==> flow/design.v <==
`timescale 1ns / 100ps
module Cordic(clk,rst,phase_step,xin,yin,xout,yout);
parameter IN_WIDTH	= 16; 
parameter EXTRA_BITS	= 6; 
localparam WI			= IN_WIDTH;
localparam WXY			= IN_WIDTH+EXTRA_BITS; 
localparam STG			= WXY; 
input clk;
input rst; 
input signed  [31:0]    phase_step; 
input signed  [WI-1:0]  xin,yin;
output signed [WXY-1:0] xout,yout;
wire signed [31:0] atan_table [0:31];
                 assign atan_table[00] = 32'b0010_0000_0000_0000_0000_0000_0000_0000;
						assign atan_table[01] = 32'b0001_0010_1110_0100_0000_0101_0001_1110;
						assign atan_table[02] = 32'b0000_1001_1111_1011_0011_1000_0101_1011;
						assign atan_table[03] = 32'b0000_0101_0001_0001_0001_0001_1101_0100;
						assign atan_table[04] = 32'b0000_0010_1000_1011_0000_1101_0100_0011;
						assign atan_table[05] = 32'b0000_0001_0100_0101_1101_0111_1110_0001;
						assign atan_table[06] = 32'b0000_0000_1010_0010_1111_0110_0001_1110;
						assign atan_table[07] = 32'b0000_0000_0101_0001_0111_1100_0101_0101;
						assign atan_table[08] = 32'b0000_0000_0010_1000_1011_1110_0101_0011;
						assign atan_table[09] = 32'b0000_0000_0001_0100_0101_1111_0010_1111;
						assign atan_table[10] = 32'b0000_0000_0000_1010_0010_1111_1001_1000;
						assign atan_table[11] = 32'b0000_0000_0000_0101_0001_0111_1100_1100;
						assign atan_table[12] = 32'b0000_0000_0000_0010_1000_1011_1110_0110;
						assign atan_table[13] = 32'b0000_0000_0000_0001_0100_0101_1111_0011;
						assign atan_table[14] = 32'b0000_0000_0000_0000_1010_0010_1111_1010;
						assign atan_table[15] = 32'b0000_0000_0000_0000_0101_0001_0111_1101;
						assign atan_table[16] = 32'b0000_0000_0000_0000_0010_1000_1011_1110;
						assign atan_table[17] = 32'b0000_0000_0000_0000_0001_0100_0101_1111;
						assign atan_table[18] = 32'b0000_0000_0000_0000_0000_1010_0011_0000;
						assign atan_table[19] = 32'b0000_0000_0000_0000_0000_0101_0001_1000;
						assign atan_table[20] = 32'b0000_0000_0000_0000_0000_0010_1000_1100;
						assign atan_table[21] = 32'b0000_0000_0000_0000_0000_0001_0100_0110;
						assign atan_table[22] = 32'b0000_0000_0000_0000_0000_0000_1010_0011;
						assign atan_table[23] = 32'b0000_0000_0000_0000_0000_0000_0101_0001;
						assign atan_table[24] = 32'b0000_0000_0000_0000_0000_0000_0010_1001;
						assign atan_table[25] = 32'b0000_0000_0000_0000_0000_0000_0001_0100;
						assign atan_table[26] = 32'b0000_0000_0000_0000_0000_0000_0000_1010;
						assign atan_table[27] = 32'b0000_0000_0000_0000_0000_0000_0000_0101;
						assign atan_table[28] = 32'b0000_0000_0000_0000_0000_0000_0000_0011;
						assign atan_table[29] = 32'b0000_0000_0000_0000_0000_0000_0000_0010;
						assign atan_table[30] = 32'b0000_0000_0000_0000_0000_0000_0000_0001;
						assign atan_table[31] = 32'b0000_0000_0000_0000_0000_0000_0000_0000;
reg signed [WXY-1:0] X [0:STG-1];
reg signed [WXY-1:0] Y [0:STG-1];
reg signed [31:0]    Z [0:STG-1]; 
reg [31:0] phase_acc;
wire [1:0]  quadrant = phase_acc [31:30]; 
wire signed [WI-1:0] nxin,nyin;
assign nxin = -xin;
assign nyin = -yin;
always @(posedge clk)
	begin
		case(quadrant)
			2'b00,2'b11: 
				begin  
					X[0] <= {xin[WI-1],xin}<<{EXTRA_BITS-1};
					Y[0] <= {yin[WI-1],yin}<<{EXTRA_BITS-1};
					Z[0] <= phase_acc ;
				end
			2'b01:
				begin
					X[0] <= {nyin[WI-1],nyin}<<{EXTRA_BITS-1};
					Y[0] <= {xin[WI-1],xin}<<{EXTRA_BITS-1};
					Z[0] <= {2'b00,phase_acc[29:0]}; 
				end
			2'b10:
				begin
					X[0] <= {yin[WI-1],yin}<<{EXTRA_BITS-1};
					Y[0] <= {nxin[WI-1],nxin}<<{EXTRA_BITS-1};
					Z[0] <= {2'b11,phase_acc[29:0]};
				end
			default:;
		endcase
		if(rst) phase_acc<=32'd0; else phase_acc<=phase_acc+phase_step;
	end
genvar i;
generate
	for(i=0;i<(STG-1);i=i+1)
	begin:ITERATION
	wire z_sign;
	wire signed [WXY-1:0] x_shr,y_shr;
	assign x_shr=X[i]>>>i;
	assign y_shr=Y[i]>>>i;
	assign z_sign=Z[i][31];
	always @ (posedge clk)
			begin
				X[i+1] <= z_sign?(X[i]+y_shr):(X[i]-y_shr);
				Y[i+1] <= z_sign?(Y[i]-x_shr):(Y[i]+x_shr);
				Z[i+1] <= z_sign?(Z[i]+atan_table[i]):(Z[i]-atan_table[i]);
				end
	end
endgenerate
assign xout	=	X[STG-1];
assign yout	=	Y[STG-1];
endmodule
--- tool output ---
## Reports on Cordic

Tool output for the design above before and after an edit, in the order of the flow.
Lines under "before" count in the file above, lines under "after" in the edited file.
"change" is "after" less "before", of the values as shown.
Cell names lack the library's common part.
The mark n/a stands for no value.

- Top: Cordic
- Clock: clk
- Standard-cell library: sky130hd
- Corner: tt_025C_1v80

## The edit

Unified diff, file above to edited file.
This change comes from a script, not from a designer. The edited design behaves differently; no optimisation was intended.

```diff
@@ -61,10 +61,4 @@
 					Z[0] <= phase_acc ;
 				end
-			2'b01:
-				begin
-					X[0] <= {nyin[WI-1],nyin}<<{EXTRA_BITS-1};
-					Y[0] <= {xin[WI-1],xin}<<{EXTRA_BITS-1};
-					Z[0] <= {2'b00,phase_acc[29:0]}; 
-				end
 			2'b10:
 				begin
```

## Word level

Counts by Yosys on the flattened word-level netlist (proc, flatten, opt, wreduce). Print and check cells are left out. Cells with the same type and inputs are merged into one.

Cells by class:

| element | before | after | change |
|---|---|---|---|
| add/sub/neg operators | 126 | 125 | -1 |
| equal/unequal tests | 3 | 2 | -1 |
| muxes and demuxes | 65 | 65 | 0 |
| reductions and logical operators | 2 | 3 | +1 |

Operators by type and width:

| cell | before | after | change |
|---|---|---|---|
| 22-bit case mux with 3-bit select | 2 | 0 | -2 |
| 22-bit case mux with 2-bit select | 0 | 2 | +2 |
| 16-bit negator | 2 | 1 | -1 |
| 2-bit by 1-bit equality test with 1-bit output (second input constant) | 1 | 0 | -1 |
| 32-bit case mux with 3-bit select | 1 | 0 | -1 |
| 32-bit case mux with 2-bit select | 0 | 1 | +1 |
| 2-bit nonzero test | 0 | 1 | +1 |
| 22-bit two-way mux | 42 | 42 | 0 |
| 32-bit two-way mux | 20 | 20 | 0 |
| 22-bit by 10-bit adder with 22-bit output | 2 | 2 | 0 |
| 22-bit by 11-bit adder with 22-bit output | 2 | 2 | 0 |
| 22-bit by 12-bit adder with 22-bit output | 2 | 2 | 0 |
| 22-bit by 13-bit adder with 22-bit output | 2 | 2 | 0 |
| 22-bit by 14-bit adder with 22-bit output | 2 | 2 | 0 |
| 22-bit by 15-bit adder with 22-bit output | 2 | 2 | 0 |
| 22-bit by 16-bit adder with 22-bit output | 2 | 2 | 0 |
| 22-bit by 17-bit adder with 22-bit output | 2 | 2 | 0 |
| 22-bit by 18-bit adder with 22-bit output | 2 | 2 | 0 |
| 22-bit by 19-bit adder with 22-bit output | 2 | 2 | 0 |
| 22-bit by 2-bit adder with 22-bit output | 2 | 2 | 0 |
| 22-bit by 20-bit adder with 22-bit output | 2 | 2 | 0 |
| 22-bit by 21-bit adder with 22-bit output | 2 | 2 | 0 |
| 22-bit by 3-bit adder with 22-bit output | 2 | 2 | 0 |
| 22-bit by 4-bit adder with 22-bit output | 2 | 2 | 0 |
| 22-bit by 5-bit adder with 22-bit output | 2 | 2 | 0 |
| 22-bit by 6-bit adder with 22-bit output | 2 | 2 | 0 |
| 22-bit by 7-bit adder with 22-bit output | 2 | 2 | 0 |
| 22-bit by 8-bit adder with 22-bit output | 2 | 2 | 0 |

The list need not be complete.

Storage and ports:

| element | before | after | change |
|---|---|---|---|
| bits in registers | 1672 | 1672 | 0 |
| output and inout bits | 44 | 44 | 0 |
| elaborated cells | 262 | 261 | -1 |

## Logic depth

Depth = most cells in a row (Yosys ltp): at word level without a register or memory, in the mapped netlist without a sequential cell, where the memories' decode and read muxes count.

Logic depth:

| element | before | after | change |
|---|---|---|---|
| depth in word-level cells | 3 | 3 | 0 |
| ABC_AREA | 0 | 0 | n/a |
| gate-level depth with buffers | 20 | 18 | -2 |
| gate-level depth less buffers | 19 | 18 | -1 |

## After synthesis

The flow's flattened synthesis, as Yosys stat reports it; memories are mapped. The netlist is that of the ABC_AREA named above (0 if unset); the other value can give another one.

Cells by type:

| cell type | before | after | change |
|---|---|---|---|
| nor2_1 | 930 | 1013 | +83 |
| dfxtp_1 | 1598 | 1534 | -64 |
| edfxtp_1 | 0 | 64 | +64 |
| nor3_1 | 303 | 364 | +61 |
| nand3_1 | 208 | 268 | +60 |
| xor2_1 | 516 | 463 | -53 |
| inv_1 | 645 | 693 | +48 |
| and3_1 | 82 | 116 | +34 |
| o21a_1 | 214 | 182 | -32 |
| o31ai_1 | 51 | 77 | +26 |
| and2_1 | 44 | 70 | +26 |
| a31oi_1 | 116 | 139 | +23 |
| a211oi_1 | 97 | 120 | +23 |
| a211o_1 | 21 | 44 | +23 |
| nor3b_1 | 17 | 38 | +21 |
| mux2_2 | 50 | 70 | +20 |
| nand3b_1 | 13 | 31 | +18 |
| clkbuf_1 | 161 | 178 | +17 |

The list need not be complete.

Synthesis totals:

| element | before | after | change |
|---|---|---|---|
| cell count | 12578 | 13045 | +467 |
| synthesis area (um^2) | 110134.4 | 113491.3 | +3356.9 |
| sequential part of the area (um^2) | 31990.7 | 32631.3 | +640.6 |
| flip-flops | 1598 | 1598 | 0 |

## Timing after synthesis

OpenSTA on the mapped netlist: ideal clock, no wires. The path of least setup slack (recovery checks aside). Input and output delay are each 20% of the period. Register names are those of the netlist, which keeps one name where synthesis merged equal registers.

Timing after synthesis:

| element | before | after | change |
|---|---|---|---|
| path kind | reg2reg | reg2reg | n/a |
| start point | reg Z[17][31] | reg Z[6][31] | n/a |
| end point | reg X[18][20] | reg X[7][18] | n/a |
| period (ps) | 5000 | 5000 | 0 |
| library setup time (ps) | 72 | 72 | 0 |
| arrival (ps) | 4121 | 3805 | -316 |
| required time (ps) | 4928 | 4928 | 0 |
| path slack (ps) | 807 | 1122 | +315 |
| path delay (ps) | 4193 | 3877 | -316 |
| driving pins on the path | 17 | 16 | -1 |
| buffers on the path | 2 | 3 | +1 |
| period reached after synthesis (ps) | 4193 | 3878 | -315 |

"path delay" is the arrival time less input delay plus setup time.
"driving pins on the path": output pins that drive a net of the path, with the launching flip-flop's if there is one; two outputs of one cell count as two.
"period reached after synthesis" is the clock period less the worst setup slack; recovery checks do not enter. This is arithmetic on one report: input and output delays are still those of the set period (20% each).
Between the ends stands the longest chain of elaborated cells between them, by number of cells; it is not shown to be the way that was timed. Of several equally long chains one is given.
A line is the first line of the expression or statement that the cell stems from. Yosys adds cells for indexed reads and writes and turns some case tables into memories.

Between the ends, after synthesis, before:
- Cells stage by stage: dfxtp_1 -> clkbuf_1 -> inv_1 -> clkbuf_1 -> nor2_1 -> a21oi_1 -> ha_1 -> a21o_1 -> a21o_1 -> a21o_1 -> o311ai_2 -> a21oi_1 -> o31a_1 -> a311o_1 -> a31o_1 -> a21oi_1 -> xnor2_1
- Cells in the longest elaborated chain: 1
- Elaborated cells on any way between the ends: 1
- Source lines of those cells: 1
- Those cells by class: mux: 1

RTL lines, path after synthesis, before:

| element | line | source |
|---|---|---|
| from (decl) | 48 | `reg signed [31:0]    Z [0:STG-1];` |
| from (assign) | 92 | `Z[i+1] <= z_sign?(Z[i]+atan_table[i]):(Z[i]-atan_table[i]);` |
| 22-bit two-way mux | 90 | `X[i+1] <= z_sign?(X[i]+y_shr):(X[i]-y_shr);` |
| to (assign) | 90 |  |
| to (decl) | 46 | `reg signed [WXY-1:0] X [0:STG-1];` |

Between the ends, after synthesis, after:
- Cells stage by stage: dfxtp_1 -> clkbuf_1 -> clkbuf_1 -> clkbuf_1 -> nor2_1 -> xor2_1 -> ha_1 -> a211oi_1 -> nor2_1 -> o41a_1 -> a31o_1 -> o41a_1 -> a41oi_2 -> a21oi_1 -> a211oi_2 -> xnor2_1
- Cells in the longest elaborated chain: 1
- Elaborated cells on any way between the ends: 1
- Source lines of those cells: 1
- Those cells by class: mux: 1

RTL lines, path after synthesis, after:

| element | line | source |
|---|---|---|
| from (decl) | 48 | `reg signed [31:0]    Z [0:STG-1];` |
| from (assign) | 86 | `Z[i+1] <= z_sign?(Z[i]+atan_table[i]):(Z[i]-atan_table[i]);` |
| 22-bit two-way mux | 84 | `X[i+1] <= z_sign?(X[i]+y_shr):(X[i]-y_shr);` |
| to (assign) | 84 |  |
| to (decl) | 46 | `reg signed [WXY-1:0] X [0:STG-1];` |

## Worst path after layout

From the final timing report of each run of pair 1: the path of least setup slack in the routed layout; clock arrival at registers is part of the times.
The report prints the path's times to 10 ps; the period is as set.

Timing after layout:

| element | before | after | change |
|---|---|---|---|
| path kind | reg2reg | reg2reg | n/a |
| start point | reg Z[12][31] | reg X[6][6] | n/a |
| end point | reg Z[13][31] | reg Y[7][20] | n/a |
| period (ps) | 5000 | 5000 | 0 |
| library setup time (ps) | 150 | 120 | -30 |
| arrival (ps) | 4930 | 4790 | -140 |
| required time (ps) | 5690 | 5710 | +20 |
| path slack (ps) | 750 | 920 | +170 |
| driving pins on the path | 13 | 17 | +4 |
| buffers on the path | 1 | 0 | -1 |

Between the ends stands the longest chain of elaborated cells between them, by number of cells; it is not shown to be the way that was timed. Of several equally long chains one is given.

Between the ends, after layout, before:
- Cells stage by stage: dfxtp_2 -> inv_1 -> buf_4 -> ha_1 -> o21ai_0 -> nand2b_1 -> a21oi_1 -> o2111ai_1 -> a41o_1 -> o41ai_2 -> o21ba_2 -> o211ai_1 -> a21oi_1
- Cells in the longest elaborated chain: 2
- Elaborated cells on any way between the ends: 3
- Source lines of those cells: 1
- Those cells by class: add/sub: 2; mux: 1

RTL lines, path after layout, before:

| element | line | source |
|---|---|---|
| from (decl) | 48 | `reg signed [31:0]    Z [0:STG-1];` |
| from (assign) | 92 | `Z[i+1] <= z_sign?(Z[i]+atan_table[i]):(Z[i]-atan_table[i]);` |
| 32-bit by 19-bit subtractor with 32-bit output | 92 |  |
| 32-bit two-way mux | 92 |  |
| to (assign) | 92 |  |
| to (decl) | 48 |  |

Between the ends, after layout, after:
- Cells stage by stage: dfxtp_1 -> inv_1 -> ha_1 -> nand2b_1 -> or4_1 -> and2_1 -> xnor2_1 -> ha_1 -> a211oi_1 -> o21ai_0 -> a21oi_1 -> o21ai_0 -> o22ai_1 -> o211ai_1 -> a31oi_1 -> o21ai_0 -> xor2_1
- Cells in the longest elaborated chain: 2
- Elaborated cells on any way between the ends: 3
- Source lines of those cells: 1
- Those cells by class: add/sub: 2; mux: 1

RTL lines, path after layout, after:

| element | line | source |
|---|---|---|
| from (decl) | 46 | `reg signed [WXY-1:0] X [0:STG-1];` |
| from (assign) | 84 | `X[i+1] <= z_sign?(X[i]+y_shr):(X[i]-y_shr);` |
| 22-bit by 16-bit adder with 22-bit output | 85 | `Y[i+1] <= z_sign?(Y[i]-x_shr):(Y[i]+x_shr);` |
| 22-bit two-way mux | 85 |  |
| to (assign) | 85 |  |
| to (decl) | 47 | `reg signed [WXY-1:0] Y [0:STG-1];` |

## Layout results

Runs of the flow (Yosys, OpenROAD) on both versions; the two runs of a pair have the same settings. The constraints put input and output delay at 20% of the set period each and load the outputs with 0.01 pF.

Settings, pair 1:
- CORE_UTILIZATION: 40
- period_ns: 5.0
- CAP_MARGIN: 20
- CORE_MARGIN: 2
- SLEW_MARGIN: 20

Results, pair 1:

| element | before | after | change |
|---|---|---|---|
| Yosys chip area after synthesis (um^2) | 110134.4 | 113491.3 | +3356.9 |
| die area (um^2) | 279550.0 | 288004.0 | +8454.0 |
| standard-cell area after routing (um^2) | 122226.0 | 125713.0 | +3487.0 |
| final utilization | 0.446 | 0.445 | -0.001 |
| setup slack of the worst path (ps) | 752 | 922 | +170 |
| total negative setup slack (ps) | 0 | 0 | 0 |
| smallest hold slack (ps) | 325 | 321 | -4 |
| achieved clock period (ps) | 4248 | 4078 | -170 |

Settings, pair 2:
- ABC_AREA: 0
- CELL_PAD_IN_SITES_DETAIL_PLACEMENT: 0
- CELL_PAD_IN_SITES_GLOBAL_PLACEMENT: 1
- CORE_ASPECT_RATIO: 0.98
- CORE_UTILIZATION: 15
- CTS_CLUSTER_DIAMETER: 129
- CTS_CLUSTER_SIZE: 30
- GPL_TIMING_DRIVEN: 0
- MIN_ROUTING_LAYER: met1
- SETUP_SLACK_MARGIN: 1.0
- TNS_END_PERCENT: 15
- period_ns: 3.93
- CAP_MARGIN: 20
- CORE_MARGIN: 2
- SLEW_MARGIN: 20

Results, pair 2:

| element | before | after | change |
|---|---|---|---|
| Yosys chip area after synthesis (um^2) | 110134.4 | 113491.3 | +3356.9 |
| die area (um^2) | 741100.0 | 763585.0 | +22485.0 |
| standard-cell area after routing (um^2) | 133960.0 | 138874.0 | +4914.0 |
| final utilization | 0.183 | 0.184 | +0.001 |
| setup slack of the worst path (ps) | 161 | 302 | +141 |
| total negative setup slack (ps) | 0 | 0 | 0 |
| smallest hold slack (ps) | 338 | 335 | -3 |
| achieved clock period (ps) | 3769 | 3628 | -141 |

"achieved clock period" means the clock period less the worst setup slack. The figure is calculated, with input and output delays left at 20% of the set period.
--- end ---
